==> flow/design.v <==
module cla(
		input  [3:0] A, B,
		input  CIN,
		output COUT,
		output [3:0] SUM,
		output [3:0] BAND,
		output [3:0] BXOR
	);
	wire [3:0] P, G; 
	assign P = A ^ B;
	assign G = A & B;
	wire [3:0] CARRY;
	assign CARRY[0] = G[0] | (P[0] & CIN);																															 
	assign CARRY[1] = G[1] | (P[1] & G[0]) | (P[1] & P[0] & CIN);																							 
	assign CARRY[2] = G[2] | (P[2] & G[1]) | (P[2] & P[1] & G[0]) | (P[2] & P[1] & P[0] & CIN);													 
	assign CARRY[3] = G[3] | (P[3] & G[2]) | (P[3] & P[2] & G[1]) | (P[3] & P[2] & P[1] & G[0]) | (P[3] & P[2] & P[1] & P[0] & CIN);  
	assign COUT  = CARRY[3];
	assign SUM = P ^ {CARRY[2:0], CIN};
	assign BXOR = P;
	assign BAND = G;
endmodule 
module cla_add(
		input  [3:0] A, B,
		input  CIN,
		output COUT,
		output [3:0] SUM
	);
	wire [3:0] P, G; 
	assign P = A ^ B;
	assign G = A & B;
	wire [3:0] CARRY;
	assign CARRY[0] = G[0] | (P[0] & CIN);																															 
	assign CARRY[1] = G[1] | (P[1] & G[0]) | (P[1] & P[0] & CIN);																							 
	assign CARRY[2] = G[2] | (P[2] & G[1]) | (P[2] & P[1] & G[0]) | (P[2] & P[1] & P[0] & CIN);													 
	assign CARRY[3] = G[3] | (P[3] & G[2]) | (P[3] & P[2] & G[1]) | (P[3] & P[2] & P[1] & G[0]) | (P[3] & P[2] & P[1] & P[0] & CIN);  
	assign COUT  = CARRY[3];
	assign SUM = P ^ {CARRY[2:0], CIN};
endmodule 
module cla32(
		input [31:0] A, B,
		input CIN,
		output OF,
		output [31:0] SUM, BAND, BXOR
	);
	wire [7:0] COUT;
	cla cla0(.A(A[3:0]  ), .B(B[3:0]), .CIN(CIN),     .COUT(COUT[0]), 
			   .SUM(SUM[3:0]  ), .BAND(BAND[3:0]  ), .BXOR(BXOR[3:0]  ));
	cla cla1(.A(A[7:4]  ), .B(B[7:4]), .CIN(COUT[0]), .COUT(COUT[1]), 
	         .SUM(SUM[7:4]  ), .BAND(BAND[7:4]  ), .BXOR(BXOR[7:4]  ));		
	cla cla2(.A(A[11:8] ), .B(B[11:8]), .CIN(COUT[1]), .COUT(COUT[2]), 
				.SUM(SUM[11:8] ), .BAND(BAND[11:8] ), .BXOR(BXOR[11:8] ));
	cla cla3(.A(A[15:12]), .B(B[15:12]), .CIN(COUT[2]), .COUT(COUT[3]), 
				.SUM(SUM[15:12]), .BAND(BAND[15:12]), .BXOR(BXOR[15:12]));
	cla cla4(.A(A[19:16]), .B(B[19:16]), .CIN(COUT[3]), .COUT(COUT[4]), 
				.SUM(SUM[19:16]), .BAND(BAND[19:16]), .BXOR(BXOR[19:16]));
	cla cla5(.A(A[23:20]), .B(B[23:20]), .CIN(COUT[4]), .COUT(COUT[5]), 
				.SUM(SUM[23:20]), .BAND(BAND[23:20]), .BXOR(BXOR[23:20]));
	cla cla6(.A(A[27:24]), .B(B[27:24]), .CIN(COUT[5]), .COUT(COUT[6]), 
				.SUM(SUM[27:24]), .BAND(BAND[27:24]), .BXOR(BXOR[27:24]));
	cla cla7(.A(A[31:28]), .B(B[31:28]), .CIN(COUT[6]), .COUT(COUT[7]), 
				.SUM(SUM[31:28]), .BAND(BAND[31:28]), .BXOR(BXOR[31:28]));
	assign OF = COUT[7];
endmodule 
module add(
		input [31:0] A, B,
		input CIN,
		output OF,
		output [31:0] SUM
	);
	wire [7:0] COUT;
	cla_add cla0(.A(A[3:0]  ), .B(B[3:0]), .CIN(CIN),     .COUT(COUT[0]), 
			   .SUM(SUM[3:0]  ));
	cla_add cla1(.A(A[7:4]  ), .B(B[7:4]), .CIN(COUT[0]), .COUT(COUT[1]), 
	         .SUM(SUM[7:4]  ));		
	cla_add cla2(.A(A[11:8] ), .B(B[11:8]), .CIN(COUT[1]), .COUT(COUT[2]), 
				.SUM(SUM[11:8] ));
	cla_add cla3(.A(A[15:12]), .B(B[15:12]), .CIN(COUT[2]), .COUT(COUT[3]), 
				.SUM(SUM[15:12]));
	cla_add cla4(.A(A[19:16]), .B(B[19:16]), .CIN(COUT[3]), .COUT(COUT[4]), 
				.SUM(SUM[19:16]));
	cla_add cla5(.A(A[23:20]), .B(B[23:20]), .CIN(COUT[4]), .COUT(COUT[5]), 
				.SUM(SUM[23:20]));
	cla_add cla6(.A(A[27:24]), .B(B[27:24]), .CIN(COUT[5]), .COUT(COUT[6]), 
				.SUM(SUM[27:24]));
	cla_add cla7(.A(A[31:28]), .B(B[31:28]), .CIN(COUT[6]), .COUT(COUT[7]), 
				.SUM(SUM[31:28]));
	assign OF = COUT[7];
endmodule 
`timescale 1ns / 1ps
module alu(
		input  [31:0] A, B,
		input  [3:0]  CTRL,
		input  [3:0]  BRANCHCONDITION,
		output reg [31:0] OUT,
		output reg BRANCHFLAG
	);
	reg  [31:0] A_ALU, B_ALU;
	wire [31:0] SUM, BAND, BXOR;
	reg   CIN;
	cla32 cla32_0(.A(A_ALU),  .B(B_ALU^{32{CIN}}),  .CIN(CIN),  .OF(),  .SUM(SUM),  .BAND(BAND),  .BXOR(BXOR));
	parameter ADD = 4'b0000,  SUB = 4'b0001,  SLL = 4'b0010, 
				 SRL = 4'b0011,  SRA = 4'b0100,  AND = 4'b0101,
				 OR  = 4'b0110,  XOR = 4'b0111,  SLT = 4'b1000, 
				 SLTU = 4'b1001;
	parameter BEQ = 4'b1000, BNE = 4'b1001, BLT = 4'b1100,
				 BGE = 4'b1101, BLTU= 4'b1110, BGEU= 4'b1111,
				 JMP = 4'b1010; 
	always@(*) begin
		case (CTRL)
			ADD: 
				begin 
					CIN <= 1'b0;  
					A_ALU <= A;     
					B_ALU <= B;     
					OUT <= SUM;     
				end
			SUB: 
				begin 
					CIN <= 1'b1;  
					A_ALU <= A;     
					B_ALU <= B;     
					OUT <= SUM;	    
				end
			AND: 
				begin 
					CIN <= 1'b0;  
					A_ALU <= A;     
					B_ALU <= B;	   
					OUT <= BAND;    
				end	
			OR:  
				begin 
					CIN <= 1'b0;  
					A_ALU <= A;     
					B_ALU <= B;     
					OUT <= A|B;     
				end
			XOR: 
				begin 
					CIN <= 1'b0;  
					A_ALU <= A;     
					B_ALU <= B;     
					OUT <= BXOR;    
				end
			SLL: 
				begin 
					CIN <= 1'b0;  
					A_ALU <= A; 
					B_ALU <= B;	
					OUT <= A << B;  
				end
			SRL: 
				begin 
					CIN <= 1'b0;  
					A_ALU <= A; 
					B_ALU <= B; 
					OUT <= A >> B;  
				end
			SRA: 
				begin 
					CIN <= 1'b0;  
					A_ALU <= A; 
					B_ALU <= B; 
					OUT <= $signed(A) >>> B; 
				end
			SLT: 
				begin 
					CIN <= 1'b1;  
					A_ALU <= A;     
					B_ALU <= B;     
					OUT <= {31'b0, SUM[31]}; 
				end
			SLTU:
				begin 
					CIN <= 1'b0;  
					A_ALU <= A; 
					B_ALU <= B; 
					OUT <= (A < B) ? 32'b1 : 32'b0; 
				end
			default:	
				begin	
					A_ALU <= A; 
					B_ALU <= B; 
					CIN	<= 1'b0; 
					OUT <= SUM;
				end
		endcase
		case(BRANCHCONDITION)
			BEQ:
				BRANCHFLAG <= ~|{SUM};
			BNE:
				BRANCHFLAG <= |{SUM};
			BLT:
				BRANCHFLAG <= OUT[0];
			BGE:
				BRANCHFLAG <= ~OUT[0];
			BLTU:
				BRANCHFLAG <= OUT[0];
			BGEU:
				BRANCHFLAG <= ~OUT[0];
			JMP:
				BRANCHFLAG <= 1'b1;
			default:
				BRANCHFLAG <= 1'b0;
		endcase
	end
endmodule 
module alu_ctrl(
		input [1:0] ALUOp,
		input [2:0] FUNC3,
		input FUNC7, IMMFLAG,
		output reg [3:0] ALUCTRL,
		output reg [3:0] BRANCHCONDITION
	);
	parameter ADD = 4'b0000,  SUB = 4'b0001,  SLL = 4'b0010, 
				 SRL = 4'b0011,  SRA = 4'b0100,  AND = 4'b0101,
				 OR  = 4'b0110,  XOR = 4'b0111,  SLT = 4'b1000, 
				 SLTU = 4'b1001;
	always@(*) begin
		if (ALUOp == 2'b10) begin	 
			case (FUNC3)
				3'b000:
					begin
						if (FUNC7 && ~IMMFLAG)
							ALUCTRL <= SUB;
						else
							ALUCTRL <= ADD;
					end
				3'b001:
					ALUCTRL <= SLL;
				3'b010:
					ALUCTRL <= SLT;
				3'b011:
					ALUCTRL <= SLTU;
				3'b100:
					ALUCTRL <= XOR;
				3'b101:
					begin
						if (~FUNC7) 
							ALUCTRL <= SRL;
						else 
							ALUCTRL <= SRA;
					end
				3'b110:
					ALUCTRL <= OR;
				3'b111:
					ALUCTRL <= AND;
				default:
					ALUCTRL <= ADD;
			endcase		
		end else if (ALUOp == 2'b00) begin
			ALUCTRL <= ADD;
		end else if (ALUOp == 2'b01) begin
			case(FUNC3[2:1])
				2'b00:
					ALUCTRL <= SUB;
				2'b10:
					ALUCTRL <= SLT;
				2'b11:
					ALUCTRL <= SLTU;
				default:
					ALUCTRL <= ADD;
			endcase
		end else begin
			ALUCTRL <= ADD;
		end
		if (ALUOp == 2'b01) begin
			BRANCHCONDITION <= {1'b1,FUNC3};
		end else if (ALUOp == 2'b11) begin
			BRANCHCONDITION <= 4'b1010;
		end else begin
			BRANCHCONDITION <= 4'b0000;
		end
	end	
endmodule 
`timescale 1ns / 1ps
module Control_Unit(
    input [31:0] instruction,   
	 input clk,
	 output reg MEMWRITE, ALUSRC, REGWRITE, IMMTOREG, STALLSIG,
	 output reg [1:0] ALUOP, BRANCH, REGWRITESEL
);
    always @(*) begin
        case (instruction[6:0])
            7'b0110011:  
					begin
						ALUSRC       <= 1'b0;
						IMMTOREG     <= 1'b0;
						STALLSIG		 <= 1'b0;
						REGWRITE     <= 1'b1;
						MEMWRITE     <= 1'b0;
						ALUOP        <= 2'b10;
						BRANCH       <= 2'b01;
						REGWRITESEL  <= 2'b00;
					end
            7'b0010011: 
					begin
						ALUSRC       <= 1'b1;
						IMMTOREG     <= 1'b0;
						STALLSIG		 <= 1'b0;
						REGWRITE     <= 1'b1;
						MEMWRITE     <= 1'b0;
						ALUOP        <= 2'b10;
						BRANCH       <= 2'b01;
						REGWRITESEL  <= 2'b00;
					end
            7'b0000011: 
					begin
						ALUSRC       <= 1'b1;
						IMMTOREG     <= 1'b1;
						STALLSIG		 <= 1'b1;
						REGWRITE     <= 1'b1;
						MEMWRITE     <= 1'b0;
						ALUOP        <= 2'b00;
						BRANCH       <= 2'b01;
						REGWRITESEL  <= 2'b01;
					end
            7'b1100111: 
					begin
						ALUSRC       <= 1'b1;
						IMMTOREG     <= 1'b0;
						STALLSIG		 <= 1'b0;
						REGWRITE     <= 1'b1;
						MEMWRITE     <= 1'b0;
						ALUOP        <= 2'b11;
						BRANCH       <= 2'b10;
						REGWRITESEL  <= 2'b10;
					end
            7'b0100011: 
					begin
						ALUSRC       <= 1'b1;
						IMMTOREG     <= 1'b0;
						STALLSIG		 <= 1'b0;
						REGWRITE     <= 1'b0;
						MEMWRITE     <= 1'b1;
						ALUOP        <= 2'b00;
						BRANCH       <= 2'b01;
						REGWRITESEL  <= 2'b00;
					end
            7'b1100011: 
					begin
						ALUSRC       <= 1'b0;
						IMMTOREG     <= 1'b0;
						STALLSIG		 <= 1'b0;
						REGWRITE     <= 1'b0;
						MEMWRITE     <= 1'b0;
						ALUOP        <= 2'b01;
						BRANCH       <= 2'b11;
						REGWRITESEL  <= 2'b00;
					end
            7'b0110111: 
					begin
						ALUSRC       <= 1'b1;
						IMMTOREG     <= 1'b1;
						STALLSIG		 <= 1'b0;
						REGWRITE     <= 1'b1;
						MEMWRITE     <= 1'b0;
						ALUOP        <= 2'b00;		 
						BRANCH       <= 2'b01;
						REGWRITESEL  <= 2'b00;		 
					end
            7'b0010111: 
					begin
						ALUSRC       <= 1'b1;
						IMMTOREG     <= 1'b0;
						STALLSIG		 <= 1'b0;
						REGWRITE     <= 1'b1;
						MEMWRITE     <= 1'b0;
						ALUOP        <= 2'b00;
						BRANCH       <= 2'b01;
						REGWRITESEL  <= 2'b11;
					end
            7'b1101111: 
					begin
						ALUSRC       <= 1'b1;
						IMMTOREG     <= 1'b0;
						STALLSIG		 <= 1'b0;
						REGWRITE     <= 1'b1;
						MEMWRITE     <= 1'b0;
						ALUOP        <= 2'b11;
						BRANCH       <= 2'b11;
						REGWRITESEL  <= 2'b10;
					end
            default: 
					begin
						ALUSRC       <= 1'b1;
						IMMTOREG     <= 1'b0;
						STALLSIG		 <= 1'b0;
						REGWRITE     <= 1'b0;
						MEMWRITE     <= 1'b0;
						ALUOP        <= 2'b00;
						BRANCH       <= 2'b01;
						REGWRITESEL  <= 2'b00;
					end
        endcase
    end
endmodule 
`timescale 1ns / 1ps
module datafwd(
		input [4:0] rs1, rs2, exerd, memrd, 
		input ctrl_alusrc, clk, E_REGWRITE, M_REGWRITE, E_MEMWRITE, M_MEMWRITE,
		output reg [1:0] rs1sel, rs2sel, ddatasel
	);
	always@(posedge clk) begin
		if ((rs1 == exerd) & (E_REGWRITE | E_MEMWRITE) & (rs1 != 5'b0))
			rs1sel <= 2'b01;
		else if ((rs1 == memrd) & (M_REGWRITE | M_MEMWRITE) & (rs1 != 5'b0))
			rs1sel <= 2'b10;
		else
			rs1sel <= 2'b00;
		if (ctrl_alusrc)
			rs2sel <= 2'b11;
		else if ((rs2 == exerd) & (E_REGWRITE | E_MEMWRITE) & (rs2 != 5'b0))
			rs2sel <= 2'b01;
		else if ((rs2 == memrd) & (M_REGWRITE | M_MEMWRITE) & (rs2 != 5'b0))
			rs2sel <= 2'b10;
		else
			rs2sel <= 2'b00;
		if ((rs2 == exerd) & (E_REGWRITE | E_MEMWRITE) & (rs2 != 5'b0))
			ddatasel <= 2'b01;
		else if ((rs2 == memrd) & (M_REGWRITE | M_MEMWRITE) & (rs2 != 5'b0))
			ddatasel <= 2'b10;
		else
			ddatasel <= 2'b00;
	end
endmodule 
`timescale 1ns / 1ps
module immediate_gen(
		input  [31:0] INSTRUCTION,
		output reg [31:0] IMMEDIATE_OUT
	);
	always@(*) begin
		case(INSTRUCTION[6:0])				
			7'b0110111:							 
				begin
					IMMEDIATE_OUT[31:12] <= INSTRUCTION[31:12];
					IMMEDIATE_OUT[11:0]  <= 12'b0;
				end
			7'b0010111:							 
				begin
					IMMEDIATE_OUT[31:11] <= {INSTRUCTION[31], INSTRUCTION[31:12]};
					IMMEDIATE_OUT[10:0]  <= 11'b0;
				end
			7'b1101111:							 
				begin
					IMMEDIATE_OUT[31:19] <= {13{INSTRUCTION[31]}};
					IMMEDIATE_OUT[18:11] <= INSTRUCTION[19:12];
					IMMEDIATE_OUT[10]    <= INSTRUCTION[20];
					IMMEDIATE_OUT[9:0]  <= INSTRUCTION[30:21];
				end
			7'b1100111:							 
				begin
					IMMEDIATE_OUT[31:12] <= {20{INSTRUCTION[31]}};
					IMMEDIATE_OUT[11:0]  <= INSTRUCTION[31:20];
				end
			7'b0010011:							 
				begin
					if ((INSTRUCTION[14:12] == 3'b001)|(INSTRUCTION[14:12] == 3'b101)) begin
						IMMEDIATE_OUT[31:5]  <= 27'b0;
						IMMEDIATE_OUT[4:0]   <= INSTRUCTION[24:20];
					end else begin
						IMMEDIATE_OUT[31:12] <= {20{INSTRUCTION[31]}};
						IMMEDIATE_OUT[11:0]  <= INSTRUCTION[31:20];
					end						
				end
			7'b0100011:		 
				begin
					IMMEDIATE_OUT[31:12] <= {20{INSTRUCTION[31]}};
					IMMEDIATE_OUT[11:5]  <= INSTRUCTION[31:25];
					IMMEDIATE_OUT[4:0]   <= INSTRUCTION[11:7];
				end
			7'b0000011:		 
				begin
					IMMEDIATE_OUT[31:12] <= {20{INSTRUCTION[31]}};
					IMMEDIATE_OUT[11:0]  <= INSTRUCTION[31:20];
				end
			7'b1100011:		 
				begin
					IMMEDIATE_OUT[31:12] <= {20{INSTRUCTION[31]}};
					IMMEDIATE_OUT[11]    <= INSTRUCTION[31];
					IMMEDIATE_OUT[10]    <= INSTRUCTION[7];
					IMMEDIATE_OUT[9:4]  <= INSTRUCTION[30:25];
					IMMEDIATE_OUT[3:0]   <= INSTRUCTION[11:8];
				end
			default:
				IMMEDIATE_OUT[31:0] <= 32'b0;
		endcase
	end
endmodule 
`timescale 1ns / 1ps
module Register_File(
    input [4:0] Read_reg01,  
    input [4:0] Read_reg02,  
    input [4:0] Write_reg,    
    input [31:0] Write_data,  
    output reg [31:0] Read_data01,
    output reg [31:0] Read_data02,
    input write_signal ,
    input clk
   );
    reg [31:0] registers [31:0]; 
    always @(*) begin
        Read_data01    = registers[Read_reg01];
        Read_data02    = registers[Read_reg02];
    end
    always @(negedge clk) begin
		registers[0] <= 32'b0;
        if (write_signal) begin
				if (Write_reg != 5'b0) 
					registers[Write_reg] <= Write_data;
        end
    end  
endmodule
`timescale 1ns / 1ps
module processor_main(
		input  clk, reset_n,                       
		input  [31:0] dmem_datain, 
		input  [31:0] imem_data,                   
		output [31:0] dmem_addr, dmem_dataout, PC,
		output dmem_rw, io_rw
   );
	reg [31:0] PFD_PC, PDE_PC, PEM_PC, PMW_PC, PFD_INST, PDE_IMM, PDE_RS1, PDE_RS2, PEM_RS2, PEM_PCADDIMM, PMW_PCADDIMM, PEM_ALUOUT, 
				  PEM_CALOUT, PMW_CALOUT, PMW_DOUT;				  
	reg [2:0] PDE_F3;
	reg PDE_F7, PDE_CTRL_MEMWRITE, PEM_CTRL_MEMWRITE, PDE_CTRL_REGWRITE, PEM_CTRL_REGWRITE, PMW_CTRL_REGWRITE, PDE_CTRL_ALUSRC, 
		 PDE_CRTL_IMMTOREG, PEM_BRANCHFLAG, PFD_TAKENFLAG, PDE_TAKENFLAG, PEM_TAKENFLAG;
	reg [1:0] PDE_CTRL_ALUOP, PDE_CTRL_BRANCH, PDE_CTRL_REGWRITESEL, PEM_CTRL_BRANCH, PEM_CTRL_REGWRITESEL, PMW_CTRL_REGWRITESEL;
	reg [4:0] PDE_RDA, PEM_RDA, PMW_RDA;
	wire STALL, PFD_FLUSH, PDE_FLUSH, TAKENFLAG;
	assign PC = PFD_PC;
	wire ALU_BRANCHFLAG, ALU_BRANCHFLAG_int;	
	assign ALU_BRANCHFLAG = (PEM_PC == 32'b0) ? 1'b0 : ALU_BRANCHFLAG_int;
   wire [31:0] next_instruction, PCADD4;     
   wire [31:0] inst;                 
	wire [31:0] data_rs1;
	wire [31:0] data_rs2, ALU_OUT, PCADDIMM;
	wire [31:0] REALBRANCH;
	assign REALBRANCH = ({(PDE_CTRL_BRANCH[1] & ALU_BRANCHFLAG), PDE_CTRL_BRANCH[0]} == 2'b00) ? PDE_PC :
							  ({(PDE_CTRL_BRANCH[1] & ALU_BRANCHFLAG), PDE_CTRL_BRANCH[0]} == 2'b01) ? PDE_PC :
							  ({(PDE_CTRL_BRANCH[1] & ALU_BRANCHFLAG), PDE_CTRL_BRANCH[0]} == 2'b10) ? ALU_OUT : PCADDIMM;
	add pcadd4(.A(PFD_PC), .B(32'd4), .CIN(1'b0), .OF(), .SUM(PCADD4));
	wire [31:0] NEXTPREDICTED;
	assign NEXTPREDICTED = PCADD4;	 
	assign TAKENFLAG = 1'b0;  
	assign next_instruction = (ALU_BRANCHFLAG ^ PDE_TAKENFLAG) ? REALBRANCH : NEXTPREDICTED;
	assign PFD_FLUSH = ALU_BRANCHFLAG ^ PDE_TAKENFLAG;
	assign PDE_FLUSH = ALU_BRANCHFLAG ^ PDE_TAKENFLAG;
   assign inst = imem_data;
	wire CTRL_MEMWRITE, CTRL_ALUSRC, CTRL_REGWRITE, CRTL_IMMTOREG;
	wire [1:0] CTRL_ALUOP, CTRL_BRANCH, CTRL_REGWRITESEL;
	Control_Unit cu(
		.instruction(PFD_INST),
		.clk(clk),
		.MEMWRITE(CTRL_MEMWRITE), 
		.ALUSRC(CTRL_ALUSRC), 
		.REGWRITE(CTRL_REGWRITE), 
		.IMMTOREG(CRTL_IMMTOREG),
		.STALLSIG(),
		.ALUOP(CTRL_ALUOP), 
		.BRANCH(CTRL_BRANCH), 
		.REGWRITESEL(CTRL_REGWRITESEL)
	);
	wire [31:0] REGWRITE_DATA;
	Register_File register(
		.Read_reg01(PFD_INST[19:15]),
		.Read_reg02(PFD_INST[24:20]),
		.Write_reg(PMW_RDA),
		.Write_data(REGWRITE_DATA),
		.Read_data01(data_rs1),
		.Read_data02(data_rs2),
		.write_signal(PMW_CTRL_REGWRITE),
		.clk(clk)
	);
	wire [31:0] IMM_EXT;  
	immediate_gen immgen(
		.INSTRUCTION(PFD_INST),
		.IMMEDIATE_OUT(IMM_EXT)		
	); 
	wire [3:0] ALU_OPCMD;
	wire [3:0] ALU_BRANCHCMD;
	wire [1:0] rs1sel, rs2sel, ddatasel;
	alu_ctrl aluctrl(
		.ALUOp(PDE_CTRL_ALUOP),
		.FUNC3(PDE_F3),
		.FUNC7(PDE_F7),
		.IMMFLAG(&{rs2sel}),  
		.ALUCTRL(ALU_OPCMD),
		.BRANCHCONDITION(ALU_BRANCHCMD)
	);
	datafwd fwd(
		.rs1(PFD_INST[19:15]), 
		.rs2(PFD_INST[24:20]), 
		.exerd(PDE_RDA), 
		.memrd(PEM_RDA), 
		.ctrl_alusrc(CTRL_ALUSRC),  
		.clk(clk),
		.E_REGWRITE(PDE_CTRL_REGWRITE), 
		.M_REGWRITE(PEM_CTRL_REGWRITE),
		.E_MEMWRITE(PDE_CTRL_MEMWRITE),
		.M_MEMWRITE(PEM_CTRL_MEMWRITE),
		.rs1sel(rs1sel), 
		.rs2sel(rs2sel),
		.ddatasel(ddatasel)
	);	
	wire [31:0] B_RS2_IMM;
	reg [31:0] ALU_A, ALU_B, E_RS2;
	always@(*) begin
		case (rs1sel)
			2'b00:
				ALU_A <= PDE_RS1;
			2'b01:
				ALU_A <= PEM_CALOUT;
			2'b10:
				ALU_A <= REGWRITE_DATA;
			2'b11:
				ALU_A <= PDE_RS1;
			default:
				ALU_A <= PDE_RS1;
		endcase
		case (rs2sel)
			2'b00:
				ALU_B <= PDE_RS2;
			2'b01:
				ALU_B <= PEM_CALOUT;
			2'b10:
				ALU_B <= REGWRITE_DATA;
			2'b11:
				ALU_B <= PDE_IMM;
			default:
				ALU_B <= PDE_RS2;
		endcase
		case (ddatasel)
			2'b00:
				E_RS2 <= PDE_RS2;
			2'b01:
				E_RS2 <= PEM_CALOUT;
			2'b10:
				E_RS2 <= REGWRITE_DATA;
			2'b11:
				E_RS2 <= PDE_RS2;
			default:
				E_RS2 <= PDE_RS2;
		endcase
	end
	alu alu(
		.A(ALU_A), 
		.B(ALU_B),
		.CTRL(ALU_OPCMD),
		.BRANCHCONDITION(ALU_BRANCHCMD),
		.OUT(ALU_OUT),
		.BRANCHFLAG(ALU_BRANCHFLAG_int)
	);
	wire [31:0] PCADDIMM_int;	
	add pcaddimm0(.A(PDE_PC), .B(PDE_IMM << 1), .CIN(1'b0), .OF(), .SUM(PCADDIMM_int));
	add pcaddimm1(.A(PCADDIMM_int), .B(~(32'd4)), .CIN(1'b1), .OF(), .SUM(PCADDIMM));
	wire [31:0] CAL_OUT;
	assign CAL_OUT = (PDE_CRTL_IMMTOREG == 1'b0) ? ALU_OUT : PDE_IMM;
	wire [31:0] DMEM_OUT;
	wire IOSEL;
	assign dmem_addr    = PEM_ALUOUT;
	assign dmem_dataout = PEM_RS2;
	assign DMEM_OUT     = dmem_datain;
	assign IOSEL = &{PEM_ALUOUT[31:2]};
	assign dmem_rw      = PEM_CTRL_MEMWRITE & ~IOSEL;
	assign io_rw        = PEM_CTRL_MEMWRITE & IOSEL;
	assign STALL = 1'b0;    
	assign REGWRITE_DATA = (PMW_CTRL_REGWRITESEL == 2'b00) ? PMW_CALOUT :
								  (PMW_CTRL_REGWRITESEL == 2'b01) ? PMW_DOUT : 
								  (PMW_CTRL_REGWRITESEL == 2'b10) ? PMW_PC : PMW_PCADDIMM;
	reg NEGEDGESTALL;
	always@(posedge clk or negedge reset_n) begin	
		if (~reset_n) begin
			PFD_PC   <= 32'b0;
			PFD_INST <= 32'b0;
			PFD_TAKENFLAG <= 1'b0;	
		end else	if (~STALL) begin
			if (PFD_FLUSH) begin
				PFD_PC   <= next_instruction;
				PFD_INST <= 32'b0;
				PFD_TAKENFLAG <= 1'b0;	
			end else begin
				PFD_PC   <= next_instruction;
				PFD_INST <= inst;
				PFD_TAKENFLAG <= TAKENFLAG;
			end
		end
	end
	always@(posedge clk or negedge reset_n) begin
		if (~reset_n) begin
			PDE_PC   <= 32'b0;
			PDE_F7   <= 1'b0;
			PDE_F3   <= 3'b0;
			PDE_IMM  <= 32'b0;
			PDE_RDA  <= 5'b0;
			PDE_RS1  <= 32'b0;
			PDE_RS2  <= 32'b0;
			PDE_TAKENFLAG		<= 1'b0;
			PDE_CTRL_REGWRITE <= 1'b0; 
			PDE_CTRL_MEMWRITE <= 1'b0; 
			PDE_CRTL_IMMTOREG <= 1'b0;			 
			PDE_CTRL_ALUOP    <= 1'b0;
			PDE_CTRL_BRANCH   <= 2'b01;
			PDE_CTRL_REGWRITESEL <= 2'b0;
		end else if (~STALL) begin
			if (PDE_FLUSH) begin
				PDE_PC   <= 32'b0;
				PDE_F7   <= 1'b0;
				PDE_F3   <= 3'b0;
				PDE_IMM  <= 32'b0;
				PDE_RDA  <= 5'b0;
				PDE_RS1  <= 32'b0;
				PDE_RS2  <= 32'b0;				
				PDE_TAKENFLAG		<= 1'b0;
				PDE_CTRL_REGWRITE <= 1'b0; 
				PDE_CTRL_MEMWRITE <= 1'b0; 
				PDE_CRTL_IMMTOREG <= 1'b0;			 
				PDE_CTRL_ALUOP    <= 1'b0;
				PDE_CTRL_BRANCH   <= 2'b01;
				PDE_CTRL_REGWRITESEL <= 2'b0;
			end else begin
				PDE_PC  <= PFD_PC;
				PDE_F7  <= PFD_INST[30];
				PDE_F3  <= PFD_INST[14:12];
				PDE_IMM <= IMM_EXT;
				PDE_RDA <= PFD_INST[11:7];
				PDE_RS1 <= data_rs1;
				PDE_RS2 <= data_rs2;
				PDE_TAKENFLAG <= PFD_TAKENFLAG;
				PDE_CTRL_REGWRITE <= CTRL_REGWRITE; 
				PDE_CTRL_MEMWRITE <= CTRL_MEMWRITE; 
				PDE_CRTL_IMMTOREG <= CRTL_IMMTOREG;			 
				PDE_CTRL_ALUOP    <= CTRL_ALUOP;				 
				PDE_CTRL_BRANCH   <= CTRL_BRANCH;	
				PDE_CTRL_REGWRITESEL <= CTRL_REGWRITESEL;
			end
		end
	end
	always@(posedge clk or negedge reset_n) begin
		if (~reset_n) begin
			PEM_PC      <= 32'b0;
			PEM_PCADDIMM <= 32'b0;
			PEM_RDA		<= 5'b0;
			PEM_ALUOUT  <= 32'b0;
			PEM_BRANCHFLAG <= 1'b0;
			PEM_RS2		<= 32'b0;
			PEM_CALOUT	<= 32'b0;
			PEM_TAKENFLAG <= 1'b0;
			PEM_CTRL_REGWRITE <= 1'b0;
			PEM_CTRL_MEMWRITE <= 1'b0;
			PEM_CTRL_BRANCH	<= 2'b01;
			PEM_CTRL_REGWRITESEL <= 2'b0;
		end else if (~STALL) begin
			PEM_PC      <= PDE_PC;
			PEM_PCADDIMM <= PCADDIMM;
			PEM_RDA		<= PDE_RDA;
			PEM_ALUOUT  <= ALU_OUT;
			PEM_BRANCHFLAG <= ALU_BRANCHFLAG;
			PEM_RS2		<= E_RS2;
			PEM_CALOUT	<= CAL_OUT;
			PEM_TAKENFLAG <= PDE_TAKENFLAG;
			PEM_CTRL_REGWRITE <= PDE_CTRL_REGWRITE;
			PEM_CTRL_MEMWRITE <= PDE_CTRL_MEMWRITE;
			PEM_CTRL_BRANCH	<= PDE_CTRL_BRANCH;
			PEM_CTRL_REGWRITESEL <= PDE_CTRL_REGWRITESEL;
		end
	end
	always@(posedge clk or negedge reset_n) begin
		if (~reset_n) begin
			PMW_PC       <= 32'b0;
			PMW_PCADDIMM <= 32'b0;
			PMW_RDA      <= 5'b0;
			PMW_CALOUT   <= 32'b0;
			PMW_DOUT     <= 32'b0;
			PMW_CTRL_REGWRITE <= 1'b0;
			PMW_CTRL_REGWRITESEL <= 2'b0;
		end else if (~STALL) begin
			PMW_PC       <= PEM_PC;
			PMW_PCADDIMM <= PEM_PCADDIMM;
			PMW_RDA      <= PEM_RDA;
			PMW_CALOUT   <= PEM_CALOUT;
			PMW_DOUT     <= DMEM_OUT;
			PMW_CTRL_REGWRITE <= PEM_CTRL_REGWRITE;
			PMW_CTRL_REGWRITESEL <= PEM_CTRL_REGWRITESEL;
		end		
	end								  
endmodule 
# --- Reports on processor_main ---
# Module processor_main before and after one edit of its RTL, step after step.
# "before" refers to lines of the RTL above, "after" to lines of the edited file.
# "diff": "after" minus "before" as printed here. "rel_change_pct": 100 x difference / "before".
# Cell names lack the library's common part.
inputs:
  top_module: "processor_main"
  clock: "clk"
  lib: "sky130hd"
  corner: "tt_025C_1v80"

# --- Diff ---
# The edit as a unified diff against the file above.
# The edited RTL no longer does the same as the RTL above: the edit was made by script, with no optimisation intended.
# begin of diff
@@ -92,5 +92,5 @@
 		input  [3:0]  CTRL,
 		input  [3:0]  BRANCHCONDITION,
-		output reg [31:0] OUT,
+		output reg [23:0] OUT,
 		output reg BRANCHFLAG
 	);
# end of diff

# --- Word-level counts ---
# Source: Yosys, flattened and elaborated, memories not mapped. Widths are those after wreduce; folded enables and synchronous resets count as part of the registers. Registers that Yosys merges into a memory's read port (data or address) are not register bits. Print and check cells do not count. Equal cells are merged and count once.
# Yosys's memory passes give these memory sizes; they may raise the number of words (mostly to a power of two), join words into wider ones and drop unused or constant bits.
bits:
  columns: ["item", "before", "after", "diff", "rel_change_pct"]
  rows:
  - ["memories", 1, 1, 0, 0.00]
  - ["word_cells", 926, 922, -4, -0.43]
  - ["register_bits", 521, 513, -8, -1.54]
  - ["inputBits", 66, 66, 0, 0.00]
  - ["ramBits", 1024, 1024, 0, 0.00]
classes:
  columns: ["item", "before", "after", "diff", "rel_change_pct"]
  rows:
  - ["equal", 56, 56, 0, 0.00]
  - ["muxes", 66, 66, 0, 0.00]
  - ["logic", 732, 729, -3, -0.41]
  - ["reduce_and_logical", 33, 32, -1, -3.03]
  - ["n_cmp", 1, 1, 0, 0.00]
  - ["shift", 3, 3, 0, 0.00]
mem_list:
  columns: ["item", "before", "after"]
  rows:
  - ["memory_list", "register.registers 32 x 32 bit 2R2W", "register.registers 32 x 32 bit 2R2W"]
ops:
  columns: ["operator", "before", "after", "diff", "rel_change_pct"]
  rows:
  - ["1-bit AND", 429, 427, -2, -0.47]
  - ["4-bit AND", 15, 14, -1, -6.67]
  - ["1-bit inverter", 4, 3, -1, -25.00]
  - ["3-bit AND", 1, 2, 1, 100.00]
  - ["32-bit bitwise OR", 1, 0, -1, -100.00]
  - ["32-bit parallel mux with 8-bit select", 1, 0, -1, -100.00]
  - ["30-bit AND reduction", 1, 0, -1, -100.00]
  - ["32-bit by 32-bit left shift with 32-bit output", 1, 0, -1, -100.00]
  - ["32-bit by 32-bit >> shifter with 32-bit output", 1, 0, -1, -100.00]
  - ["32-bit by 32-bit >>> shifter with 32-bit output", 1, 0, -1, -100.00]
  - ["24-bit bitwise OR", 0, 1, 1, null]
  - ["24-bit parallel mux with 8-bit select", 0, 1, 1, null]
  - ["32-bit by 32-bit left shift with 24-bit output", 0, 1, 1, null]
  - ["32-bit by 32-bit >> shifter with 24-bit output", 0, 1, 1, null]
  - ["32-bit by 32-bit >>> shifter with 24-bit output", 0, 1, 1, null]
  - ["1-bit bitwise OR", 225, 225, 0, 0.00]
  - ["4-bit bitwise XOR", 48, 48, 0, 0.00]
  - ["1-bit two-way mux", 15, 15, 0, 0.00]
  - ["32-bit two-way mux", 15, 15, 0, 0.00]
  - ["2-bit equality test with constant B", 12, 12, 0, 0.00]
  - ["2-bit OR reduction", 11, 11, 0, 0.00]
  - ["4-bit equality test with constant B", 9, 9, 0, 0.00]
  - ["2-bit logical NOT", 7, 7, 0, 0.00]
  - ["4-bit inverter", 7, 7, 0, 0.00]
  - ["2-bit by 1-bit equality test with 1-bit output with constant B", 6, 6, 0, 0.00]
  - ["2-bit two-way mux", 6, 6, 0, 0.00]
  - ["3-bit equality test with constant B", 5, 5, 0, 0.00]
  - ["4-bit two-way mux", 5, 5, 0, 0.00]
# The list need not be complete.

# --- Logic depth ---
# Longest topological path by Yosys (ltp), each cell counted once; first at word level (registers and memories cut), then after technology mapping (sequential cells cut; the memories' decode and read muxes count).
logic_depth:
  columns: ["item", "before", "after", "diff", "rel_change_pct"]
  rows:
  - ["word_depth", 41, 41, 0, 0.00]
  - ["abc_area", "0", "0", null, null]
  - ["mapped_depth", 34, 37, 3, 8.82]
  - ["ltp_nobuf", 26, 29, 3, 11.54]

# --- Synthesis result ---
# Source: synth_stat.txt of the flow (Yosys; design flattened, memories mapped). It holds for the ABC_AREA given above (unset counts as 0); a run with the other value may have another netlist.
mapped:
  columns: ["item", "before", "after", "diff", "rel_change_pct"]
  rows:
  - ["seq_area_mm2", 0.0434392, 0.043239, -0.0002002, -0.46]
  - ["buffers", 361, 350, -11, -3.05]
  - ["yosys_area_mm2", 0.0778897, 0.0766373, -0.0012524, -1.61]
  - ["ff_cells", 1545, 1537, -8, -0.52]
  - ["stdcells", 5120, 5000, -120, -2.34]
by_type:
  columns: ["cell", "before", "after", "diff", "rel_change_pct"]
  rows:
  - ["nor2_1", 249, 329, 80, 32.13]
  - ["inv_1", 93, 169, 76, 81.72]
  - ["nor2b_1", 89, 19, -70, -78.65]
  - ["a211oi_1", 78, 26, -52, -66.67]
  - ["mux2_2", 132, 87, -45, -34.09]
  - ["mux2i_1", 213, 254, 41, 19.25]
  - ["nand2_1", 292, 252, -40, -13.70]
  - ["clkbuf_1", 239, 215, -24, -10.04]
  - ["a21o_1", 45, 24, -21, -46.67]
  - ["mux2_1", 2, 22, 20, 1000.00]
  - ["a22oi_1", 75, 90, 15, 20.00]
  - ["a222oi_1", 29, 14, -15, -51.72]
  - ["o221a_2", 3, 16, 13, 433.33]
  - ["a21oi_1", 160, 149, -11, -6.88]
  - ["o21a_1", 22, 11, -11, -50.00]
  - ["buf_2", 30, 40, 10, 33.33]
  - ["buf_4", 18, 28, 10, 55.56]
  - ["ha_1", 143, 134, -9, -6.29]
# The list need not be complete.
# The figures by module come from a second, unflattened synthesis with its own total; it is not the netlist above.
hier_totals:
  columns: ["item", "before", "after", "diff", "rel_change_pct"]
  rows:
  - ["cells_unflattened", 6388, 6232, -156, -2.44]
  - ["hier_area_mm2", 0.0808113, 0.0792623, -0.0015490, -1.92]
# Each row is one instance without its submodules.
by_module_before:
  columns: ["mod", "instances", "mod_area_mm2", "n_cells"]
  rows:
  - ["Register_File", 1, 0.048444, 3387]
  - ["processor_main", 1, 0.0184152, 1222]
  - ["alu", 1, 0.0076986, 1089]
  - ["cla_add", 24, 0.0001326, 13]
  - ["cla", 8, 0.0001877, 23]
  - ["immediate_gen", 1, 0.0007595, 94]
  - ["datafwd", 1, 0.0004404, 48]
  - ["Control_Unit", 1, 0.0002027, 28]
  - ["alu_ctrl", 1, 0.0001664, 24]
  - ["add", 3, 0, 0]
  - ["cla32", 1, 0, 0]
by_module_after:
  columns: ["mod", "instances", "mod_area_mm2", "n_cells"]
  rows:
  - ["Register_File", 1, 0.048444, 3387]
  - ["processor_main", 1, 0.0181161, 1210]
  - ["alu", 1, 0.0064487, 945]
  - ["cla_add", 24, 0.0001326, 13]
  - ["cla", 8, 0.0001877, 23]
  - ["immediate_gen", 1, 0.0007595, 94]
  - ["datafwd", 1, 0.0004404, 48]
  - ["Control_Unit", 1, 0.0002027, 28]
  - ["alu_ctrl", 1, 0.0001664, 24]
  - ["add", 3, 0, 0]
  - ["cla32", 1, 0, 0]

# --- Layout results ---
# Both versions went through the flow (Yosys, OpenROAD) with the same settings in each pair. Constraints: input delay and output delay 20% of the set period each, output load 0.01 pF.
flow_settings_pair_A:
  CORE_UTILIZATION: 40
  period_ns: 11.0
  CAP_MARGIN: 20
  CORE_MARGIN: 2
  SLEW_MARGIN: 20
measured_pair_A:
  columns: ["item", "before", "after", "diff", "rel_change_pct"]
  rows:
  - ["total_negative_slack_ns", 0.000, 0.000, 0.000, null]
  - ["finish.stdcell_area_mm2", 0.0932832, 0.092047, -0.0012362, -1.33]
  - ["dieArea_mm2", 0.19827, 0.195112, -0.003158, -1.59]
  - ["worst_setup_slack_ns", 1.072, 1.396, 0.324, null]
  - ["total_power_uw", 17129, 16542, -587, -3.43]
  - ["synth_chip_area_mm2", 0.0778897, 0.0766373, -0.0012524, -1.61]
flow_settings_pair_B:
  ABC_AREA: 0
  CORE_UTILIZATION: 52
  CTS_CLUSTER_SIZE: 36
  MAX_ROUTING_LAYER: "met5"
  MIN_ROUTING_LAYER: "met1"
  PLACE_DENSITY: 0.49
  SETUP_SLACK_MARGIN: 0.34
  SLEW_MARGIN: 15
  TNS_END_PERCENT: 100
  period_ns: 7.82
  CAP_MARGIN: 20
  CORE_MARGIN: 2
measured_pair_B:
  columns: ["item", "before", "after", "diff", "rel_change_pct"]
  rows:
  - ["total_negative_slack_ns", 0.000, 0.000, 0.000, null]
  - ["finish.stdcell_area_mm2", 0.0940214, 0.0935234, -0.0004980, -0.53]
  - ["dieArea_mm2", 0.152901, 0.150466, -0.002435, -1.59]
  - ["worst_setup_slack_ns", 0.536, 0.225, -0.311, null]
  - ["total_power_uw", 23992, 22817, -1175, -4.90]
  - ["synth_chip_area_mm2", 0.0778897, 0.0766373, -0.0012524, -1.61]
# "total_power_uw" is the tool's figure for a default switching activity; nothing was simulated.
